==> flow/design.v <==
`timescale 1ns/10ps
module ELA(clk, rst, ready, in_data, data_rd, req, wen, addr, data_wr, done);
	input					clk;
	input					rst;
	input					ready;
	input			[7:0]	in_data;
	input			[7:0]	data_rd;
	output	reg				req;
	output	reg				wen;
	output	reg		[12:0]	addr;
	output	reg		[7:0]	data_wr;
	output	reg				done;
reg					[7:0]	S_buffer	[127:0];
reg					[7:0]	L_buffer	[2:0];
reg					[8:0]	result;
reg					[2:0]	control;
reg					[7:0]	timer_s;
wire				[8:0]	d11;
wire				[8:0]	d22;
wire				[8:0]	d33;
wire				[7:0]	d1;
wire				[7:0]	d2;
wire				[7:0]	d3;
assign 				d11 = (L_buffer[2] - S_buffer[0]);
assign				d22 = (L_buffer[1] - S_buffer[1]);
assign				d33 = (L_buffer[0] - S_buffer[2]);
assign 				d1 = d11[8] ? -d11[7:0] : d11[7:0];
assign				d2 = d22[8] ? -d22[7:0] : d22[7:0];
assign				d3 = d33[8] ? -d33[7:0] : d33[7:0];
reg					[1:0]	min;
reg         		[2:0]	state;
reg         		[2:0]	next_state;
parameter   		Rowf      	= 3'd0;
parameter   		comp      	= 3'd1;
parameter   		read       	= 3'd2;
parameter   		fish       	= 3'd3;
parameter   		stop        = 3'd4;
integer 			i;
always @(posedge clk or posedge rst)
begin
	if (rst)
	begin
		timer_s <= 8'd0;
	end
	else if ((control == 3'd0 && timer_s == 8'd130) || (control == 3'd1 && timer_s == 8'd131) ||(control == 3'd2 && timer_s == 8'd128) || control == 3'd4)
	begin
		timer_s <= 8'd0;
	end
	else
	begin
		timer_s <= timer_s + 8'd1;
	end
end
always @(posedge clk or posedge rst)
begin
	if (rst)
	begin
		req <= 1'd0;
	end
	else if (timer_s == 8'd0 && !(control == 3'd2) && !(control == 3'd4))
	begin
		req <= 1'd1;
	end
	else
	begin
		req <= 1'd0;
	end
end
always @(posedge clk)
begin
	if (rst)
	begin
	end
	else if ((control == 3'd0 && timer_s >= 8'd129) || (control == 3'd1 && timer_s == 8'd0) || (control == 3'd2 && timer_s == 8'd128))
	begin
	end
	else if (control == 3'd2)
	begin
		S_buffer[0] <= S_buffer[127];
		for(i=1; i<128; i=i+1)
		begin
			S_buffer[i] <= S_buffer[i-1];
		end
	end
	else if (timer_s <= 8'd128)
	begin
		S_buffer[0] <= in_data;
		for(i=1; i<128; i=i+1)
		begin
			S_buffer[i] <= S_buffer[i-1];
		end
	end
end
always @(posedge clk or posedge rst) 
begin
	if (rst) 
	begin
		L_buffer[0] <= 8'd0;
		L_buffer[2] <= 8'd0;
		L_buffer[1] <= 8'd0;
	end
	else if ((control == 3'd0 && timer_s >= 8'd129) || (control == 3'd1 && timer_s == 8'd0) || (control == 3'd2 && timer_s == 8'd128))
	begin
		L_buffer[0] <= L_buffer[0];
		L_buffer[2] <= L_buffer[2];
		L_buffer[1] <= L_buffer[1];
	end
	else if (control == 3'd2)
	begin
		L_buffer[0] <= L_buffer[2];
		L_buffer[2] <= L_buffer[1];
		L_buffer[1] <= L_buffer[0];
	end
	else if (timer_s <= 8'd128)
	begin
		L_buffer[0] <= S_buffer[127];
		L_buffer[2] <= L_buffer[1];
		L_buffer[1] <= L_buffer[0];
	end
end
always @(*)
begin
	if (timer_s == 8'd3)
	begin
		min = 2'd2;
	end
	else if ((d1 == d3) && (d2 == d3))
	begin
		min = 2'd0;
	end
	else if (d1 <= d3)
	begin
		if (d2 <= d1)
		begin
			min = 2'd2;
		end
		else 
		begin
			min = 2'd1;
		end
	end
	else 
	begin
		if (d2 <= d3)
		begin
			min = 2'd2;
		end
		else 
		begin
			min = 2'd3;
		end
	end
end
always @(posedge clk or posedge rst)
begin
	if (rst) 
	begin
		result <= 9'd0;
	end
	else if (control == 3'd1)
	begin
		if (timer_s == 8'd130)
		begin
			result <= ((S_buffer[0] + L_buffer[0]) >> 1);
		end
		else
		begin
			case(min)
			2'd0: result <= ((S_buffer[0] + (S_buffer[1] * 2) + S_buffer[2] + L_buffer[0] + (L_buffer[1] * 2) + L_buffer[2]) / 8);
			2'd1: result <= ((S_buffer[0] + L_buffer[2]) >> 1);
			2'd2: result <= ((S_buffer[1] + L_buffer[1]) >> 1);
			2'd3: result <= ((S_buffer[2] + L_buffer[0]) >> 1);
			endcase
		end
	end
end
always @(posedge clk or posedge rst)
 begin
	if (rst) 
	begin
		wen <= 1'd0;
	end
	else if (control == 3'd3 || control == 3'd4)
	begin
		wen <= 1'd0;
	end
	else
	begin
		wen <= 1'd1;
	end
end
always @(posedge clk or posedge rst) 
begin
	if (rst) 
	begin
		addr <= 13'd0;
	end
	else if((control == 3'd0 && timer_s <= 8'd2) || (control == 3'd1 && timer_s <= 8'd4) || control == 3'd4)
	begin
		addr <= addr;
	end
	else 
	begin
		addr <= addr + 13'd1;	
	end
end
always @(posedge clk or posedge rst) 
begin
	if (rst) 
	begin
		data_wr <= 8'd0;
	end
	else if (control == 3'd0)
	begin
		data_wr <= S_buffer[0];
	end
	else if (control == 3'd1)
	begin
		data_wr <= result;
	end
	else
	begin
		data_wr <= S_buffer[127];
	end
end
always @(posedge clk or posedge rst) 
begin
	if (rst) 
	begin
		done <= 1'd0;
	end
	else if (control == 3'd3) 
	begin
		done <= 1'd1;
	end
end
always @(posedge clk or posedge rst)
begin
    if (rst)	state <= stop;
    else 		state <= next_state;
end
always @(*) 
begin
    case(state)
    	stop:
    	begin
    		if(ready == 1'b0) next_state = stop;
    		else              next_state = Rowf;
    	end
    	Rowf :
    	begin
    		if(timer_s == 8'd130) next_state = comp;
    		else                 next_state = Rowf;
    	end
    	comp :
    	begin
    		if(timer_s == 8'd131) next_state = read;
    		else                 next_state = comp;
    	end
    	read :
    	begin
    		if(addr == 13'd8062)      next_state = fish;
    		else if(timer_s == 8'd128)next_state = comp;
    		else                     next_state = read;
    	end
    	fish : next_state = fish;
    	default : next_state = stop;
    endcase
end
always @(*) 
begin
    case(state)
    	Rowf : control = 3'd0;
    	comp : control = 3'd1;
    	read : control = 3'd2;
    	fish : control = 3'd3;
    	stop : control = 3'd4;
    	default : control = 3'd4;
    endcase
end
endmodule
--- tool output ---
# Tool chain data of ELA

Each step is given for the RTL above and for the edited RTL.
"unedited" refers to lines of the RTL above, "edited" to lines of the edited file.
"change": "edited" minus "unedited" as printed here.
Operators: Yosys type, input widths -> output width; for muxes data width and select width s.
Library cell names are shortened.
The mark - stands for no value.

Top: ELA
Clock: clk
Standard-cell library: sky130hd
Library corner: tt_025C_1v80

# Diff

The edit as a unified diff against the file above.
The edit is scripted: it alters the design's behaviour and was not made to optimise anything.

```diff
@@ -25,5 +25,7 @@
 assign				d22 = (L_buffer[1] - S_buffer[1]);
 assign				d33 = (L_buffer[0] - S_buffer[2]);
-assign 				d1 = d11[8] ? -d11[7:0] : d11[7:0];
+reg [7:0] d1_r;
+always @(posedge clk) d1_r <= d11[8] ? -d11[7:0] : d11[7:0];
+assign d1 = d1_r;
 assign				d2 = d22[8] ? -d22[7:0] : d22[7:0];
 assign				d3 = d33[8] ? -d33[7:0] : d33[7:0];
```

# After elaboration

Yosys after proc, flatten, opt, wreduce and memory -nomap, before mapping. Print and check cells are not counted. Equal cells are merged and count once.

Storage and ports:

| what                        | unedited | edited | change |
| output and inout bits       | 24       | 24     | 0 |
| flip-flop bits (word level) | 1091     | 1099   | +8 |
| cells after elaboration     | 494      | 495    | +1 |
| bits of input ports         | 19       | 19     | 0 |

Operators by class:

| what                          | unedited | edited | change |
| magnitude comparators         | 7        | 7      | 0 |
| bitwise gates (word level)    | 2        | 2      | 0 |
| mux-type cells                | 284      | 284    | 0 |
| reduce/logical cells          | 27       | 27     | 0 |
| equality and inequality tests | 18       | 18     | 0 |
| $add $sub $neg                | 17       | 17     | 0 |

Operator kinds equal on both sides are left out: 40.

# Logic depth

Yosys ltp: most cells in a row. Word level: on the elaborated netlist, between registers, memories and ports. Mapped: between sequential cells and ports; inverters and the memories' decode and read muxes count.

Depth:

| what                          | unedited | edited | change |
| word-level depth              | 11       | 11     | 0 |
| ABC_AREA                      | 0        | 0      | - |
| gate-level depth with buffers | 23       | 22     | -1 |
| depth with buffers taken out  | 22       | 20     | -2 |

# After synthesis

Yosys stat after the flow's synthesis: flattened, memories mapped to cells. It holds for the ABC_AREA given above (unset counts as 0); a run with the other value may have another netlist.

Cell types:

| cell     | unedited | edited | change |
| nor2_1   | 78       | 59     | -19 |
| a21oi_1  | 63       | 71     | +8 |
| dfxtp_1  | 0        | 8      | +8 |
| o21a_1   | 3        | 10     | +7 |
| a22oi_1  | 13       | 8      | -5 |
| nor4_1   | 6        | 1      | -5 |
| a31oi_1  | 4        | 8      | +4 |
| o221ai_1 | 4        | 0      | -4 |
| o22ai_1  | 0        | 4      | +4 |
| nand2b_1 | 16       | 13     | -3 |
| nor3_1   | 15       | 12     | -3 |
| nand4_1  | 12       | 9      | -3 |
| a21o_1   | 8        | 11     | +3 |
| nand2_1  | 43       | 45     | +2 |
| clkbuf_1 | 16       | 18     | +2 |
| mux2i_1  | 11       | 9      | -2 |
| a211oi_1 | 6        | 4      | -2 |
| or2_2    | 5        | 3      | -2 |

Cell types equal on both sides are left out: 29.
Not every row of either side is listed.

Synthesis totals:

| what                               | unedited | edited  | change |
| buffer cells                       | 26       | 27      | +1 |
| cell area after synthesis (um^2)   | 38577.0  | 38570.7 | -6.3 |
| sequential part of the area (um^2) | 32477.4  | 32637.6 | +160.2 |
| cell count                         | 1896     | 1880    | -16 |
| flip-flops                         | 1093     | 1101    | +8 |

# Timing after synthesis

Path of least setup slack by OpenSTA after synthesis, without wires, with an ideal clock, recovery checks aside; 20% of the period is set as input and as output delay. Where synthesis merged equal registers, the netlist keeps one of their names.

Path after synthesis:

| what                              | unedited           | edited             | change |
| path kind                         | input to register  | input to register  | - |
| start                             | in rst             | in rst             | - |
| end                               | reg S_buffer[0][0] | reg S_buffer[0][0] | - |
| path slack (ns)                   | -18.059            | -18.059            | 0.000 |
| driving pins on the path          | 2                  | 2                  | 0 |
| data arrival time (ns)            | 26.534             | 26.534             | 0.000 |
| path buffers                      | 0                  | 0                  | 0 |
| delay of the path (ns)            | 26.059             | 26.059             | 0.000 |
| external input delay (ns)         | 2.000              | 2.000              | 0.000 |
| required time (ns)                | 8.475              | 8.475              | 0.000 |
| clock period (ns)                 | 10.0               | 10.0               | 0.0 |
| launch time at the first pin (ns) | 2.000              | 2.000              | 0.000 |
| library setup time (ns)           | 1.525              | 1.525              | 0.000 |
| synthesis period reached (ns)     | 28.059             | 28.059             | 0.000 |

"delay of the path" = arrival - input delay + setup time.
"driving pins on the path" counts driving pins, that of a launching flip-flop among them; a cell with two outputs on the path counts twice.
"synthesis period reached" is the clock period less the worst setup slack; recovery checks do not enter. This is arithmetic on one report: input and output delays are still those of the set period (20% each).
The rows between start and end are the longest chain of elaborated cells between them; the timing report does not say that the signal goes this way. Where chains are equally long, one stands for them.
A line is the first line of the expression or statement that the cell stems from. Yosys adds cells for indexed reads and writes and turns some case tables into memories.

Between the ends, after synthesis, unedited:
Path through: inv_1 > and2_1
Length of the longest elaborated chain: 2
Elaborated cells on any way between the ends: 2
RTL lines with such cells: 0
Those cells by class: 1 x logic; 1 x reduce/logical

Ends and longest elaborated chain, after synthesis, unedited:

| what               | line | source |
| start: declaration | 4    | `input rst;` |
| $not 1->1          | -    |  |
| $reduce_and 3->1   | -    |  |
| end: assignment    | 79   | `S_buffer[0] <= S_buffer[127];` |
| end: assignment    | 87   | `S_buffer[0] <= in_data;` |
| end: declaration   | 13   | `reg [7:0] S_buffer [127:0];` |

Between the ends, after synthesis, edited:
Path through: inv_1 > and2_1
Length of the longest elaborated chain: 2
Elaborated cells on any way between the ends: 2
RTL lines with such cells: 0
Those cells by class: 1 x logic; 1 x reduce/logical

Ends and longest elaborated chain, after synthesis, edited:

| what               | line | source |
| start: declaration | 4    | `input rst;` |
| $not 1->1          | -    |  |
| $reduce_and 3->1   | -    |  |
| end: assignment    | 81   | `S_buffer[0] <= S_buffer[127];` |
| end: assignment    | 89   | `S_buffer[0] <= in_data;` |
| end: declaration   | 13   | `reg [7:0] S_buffer [127:0];` |

# Timing after layout

Path of least setup slack in the final report of the runs of set A (OpenROAD, finished layout, wires in). Where an end is a register, its clock arrival counts in the times.

Path after layout:

| what                              | unedited             | edited               | change |
| path kind                         | register to register | register to register | - |
| start                             | reg S_buffer[0][0]   | reg S_buffer[1][0]   | - |
| end                               | reg result[5]        | reg result[1]        | - |
| library setup time (ns)           | 0.13                 | 0.12                 | -0.01 |
| path buffers                      | 0                    | 0                    | 0 |
| launch time at the first pin (ns) | 0.65                 | 0.64                 | -0.01 |
| clock period (ns)                 | 10.0                 | 10.0                 | 0.0 |
| required time (ns)                | 10.54                | 10.52                | -0.02 |
| driving pins on the path          | 21                   | 18                   | -3 |
| data arrival time (ns)            | 6.56                 | 5.78                 | -0.78 |
| path slack (ns)                   | 3.98                 | 4.74                 | +0.76 |

The rows between start and end are the longest chain of elaborated cells between them; the timing report does not say that the signal goes this way. Where chains are equally long, one stands for them.
At most two assigning lines are given for a register; there are more.

Between the ends, after layout, unedited:
Path through: edfxtp_1 > ha_1 > fa_1 > nand2b_4 > a211oi_1 > o21ai_0 > a31oi_1 > nand2b_1 > o21ai_0 > xor2_1 > xnor2_1 > ha_1 > nand3_1 > nor2_1 > a22o_1 > a31oi_1 > nand2_1 > or3_1 > mux2_4 > a221oi_1 > o21ai_1
Length of the longest elaborated chain: 11
Elaborated cells on any way between the ends: 24
RTL lines with such cells: 11
Those cells by class: 9 x add/sub; 2 x compare; 4 x eq/ne; 7 x mux; 2 x reduce/logical

Ends and longest elaborated chain, after layout, unedited:

| what               | line | source |
| start: declaration | 13   | `reg [7:0] S_buffer [127:0];` |
| start: assignment  | 79   | `S_buffer[0] <= S_buffer[127];` |
| start: assignment  | 87   | `S_buffer[0] <= in_data;` |
| $sub 8x8->9        | 24   | `assign d11 = (L_buffer[2] - S_buffer[0]);` |
| $neg 8->8          | 27   | `assign d1 = d11[8] ? -d11[7:0] : d11[7:0];` |
| $mux 8             | 27   |  |
| $le 8x8->1         | 133  | `if (d2 <= d1)` |
| $mux 2             | 133  |  |
| $mux 2             | 131  | `else if (d1 <= d3)` |
| $mux 2             | 127  | `else if ((d1 == d3) && (d2 == d3))` |
| $mux 2             | 123  | `if (timer_s == 8'd3)` |
| $eq 2x2->1         | 168  | `case(min)` |
| $pmux 8 s4         | 168  |  |
| $mux 8             | 162  | `if (timer_s == 8'd130)` |
| end: assignment    | 164  | `result <= ((S_buffer[0] + L_buffer[0]) >> 1);` |
| end: assignment    | 169  | `2'd0: result <= ((S_buffer[0] + (S_buffer[1] * 2) + S_buffer[2] + L_buffer[0] + (L_buffer[1] * 2) + L_buffer[2 ...` |

Between the ends, after layout, edited:
Path through: edfxtp_1 > ha_1 > fa_1 > nand2b_1 > a21oi_1 > nor4_1 > a311oi_2 > a31oi_1 > xnor2_1 > xnor2_1 > ha_1 > nand3_1 > a21oi_1 > o311a_1 > o21ai_2 > nor2_2 > a221oi_1 > a21oi_1
Length of the longest elaborated chain: 11
Elaborated cells on any way between the ends: 24
RTL lines with such cells: 11
Those cells by class: 8 x add/sub; 2 x compare; 4 x eq/ne; 8 x mux; 2 x reduce/logical

Ends and longest elaborated chain, after layout, edited:

| what               | line | source |
| start: declaration | 13   | `reg [7:0] S_buffer [127:0];` |
| start: assignment  | 84   | `S_buffer[i] <= S_buffer[i-1];` |
| start: assignment  | 92   | `S_buffer[i] <= S_buffer[i-1];` |
| $sub 8x8->9        | 25   | `assign d22 = (L_buffer[1] - S_buffer[1]);` |
| $neg 8->8          | 30   | `assign d2 = d22[8] ? -d22[7:0] : d22[7:0];` |
| $mux 8             | 30   |  |
| $le 8x8->1         | 146  | `if (d2 <= d3)` |
| $mux 1             | 146  |  |
| $mux 2             | 133  | `else if (d1 <= d3)` |
| $mux 2             | 129  | `else if ((d1 == d3) && (d2 == d3))` |
| $mux 2             | 125  | `if (timer_s == 8'd3)` |
| $eq 2x2->1         | 170  | `case(min)` |
| $pmux 8 s4         | 170  |  |
| $mux 8             | 164  | `if (timer_s == 8'd130)` |
| end: assignment    | 166  | `result <= ((S_buffer[0] + L_buffer[0]) >> 1);` |
| end: assignment    | 171  | `2'd0: result <= ((S_buffer[0] + (S_buffer[1] * 2) + S_buffer[2] + L_buffer[0] + (L_buffer[1] * 2) + L_buffer[2 ...` |

# Measured runs

Both versions went through the flow (Yosys, OpenROAD) with the same settings in each pair. Constraints: input delay and output delay 20% of the set period each, output load 0.01 pF.

Flow settings, set A:
period_ns: 10.0
CAP_MARGIN: 20
CORE_MARGIN: 2
CORE_UTILIZATION: 40
SLEW_MARGIN: 20

Results, set A:

| what                                    | unedited | edited  | change |
| mapped cell area after synthesis (um^2) | 38577.0  | 38570.7 | -6.3 |
| setup TNS (ns)                          | 0.000    | 0.000   | 0.000 |
| overall die area (um^2)                 | 98941.7  | 98926.0 | -15.7 |
| post-layout utilization                 | 0.458    | 0.46    | +0.002 |
| power consumption (mW)                  | 9.259    | 9.453   | +0.194 |
| worst setup slack after layout (ns)     | 3.977    | 4.741   | +0.764 |

Flow settings, set B:
ABC_AREA: 1
CORE_ASPECT_RATIO: 1.69
CORE_UTILIZATION: 48
CTS_CLUSTER_DIAMETER: 312
CTS_CLUSTER_SIZE: 17
GPL_TIMING_DRIVEN: 1
MAX_ROUTING_LAYER: met4
PLACE_DENSITY_LB_ADDON: 0.15
SETUP_SLACK_MARGIN: 0.12
SLEW_MARGIN: 15
period_ns: 9.07
CAP_MARGIN: 20
CORE_MARGIN: 2

Results, set B:

| what                                    | unedited | edited  | change |
| mapped cell area after synthesis (um^2) | 38697.1  | 39096.2 | +399.1 |
| setup TNS (ns)                          | 0.000    | 0.000   | 0.000 |
| overall die area (um^2)                 | 82984.5  | 83827.9 | +843.4 |
| post-layout utilization                 | 0.532    | 0.529   | -0.003 |
| power consumption (mW)                  | 10.071   | 10.228  | +0.157 |
| worst setup slack after layout (ns)     | 4.137    | 4.335   | +0.198 |

"power consumption": no workload was simulated; the value follows from the tool's default switching activity.
--- end ---
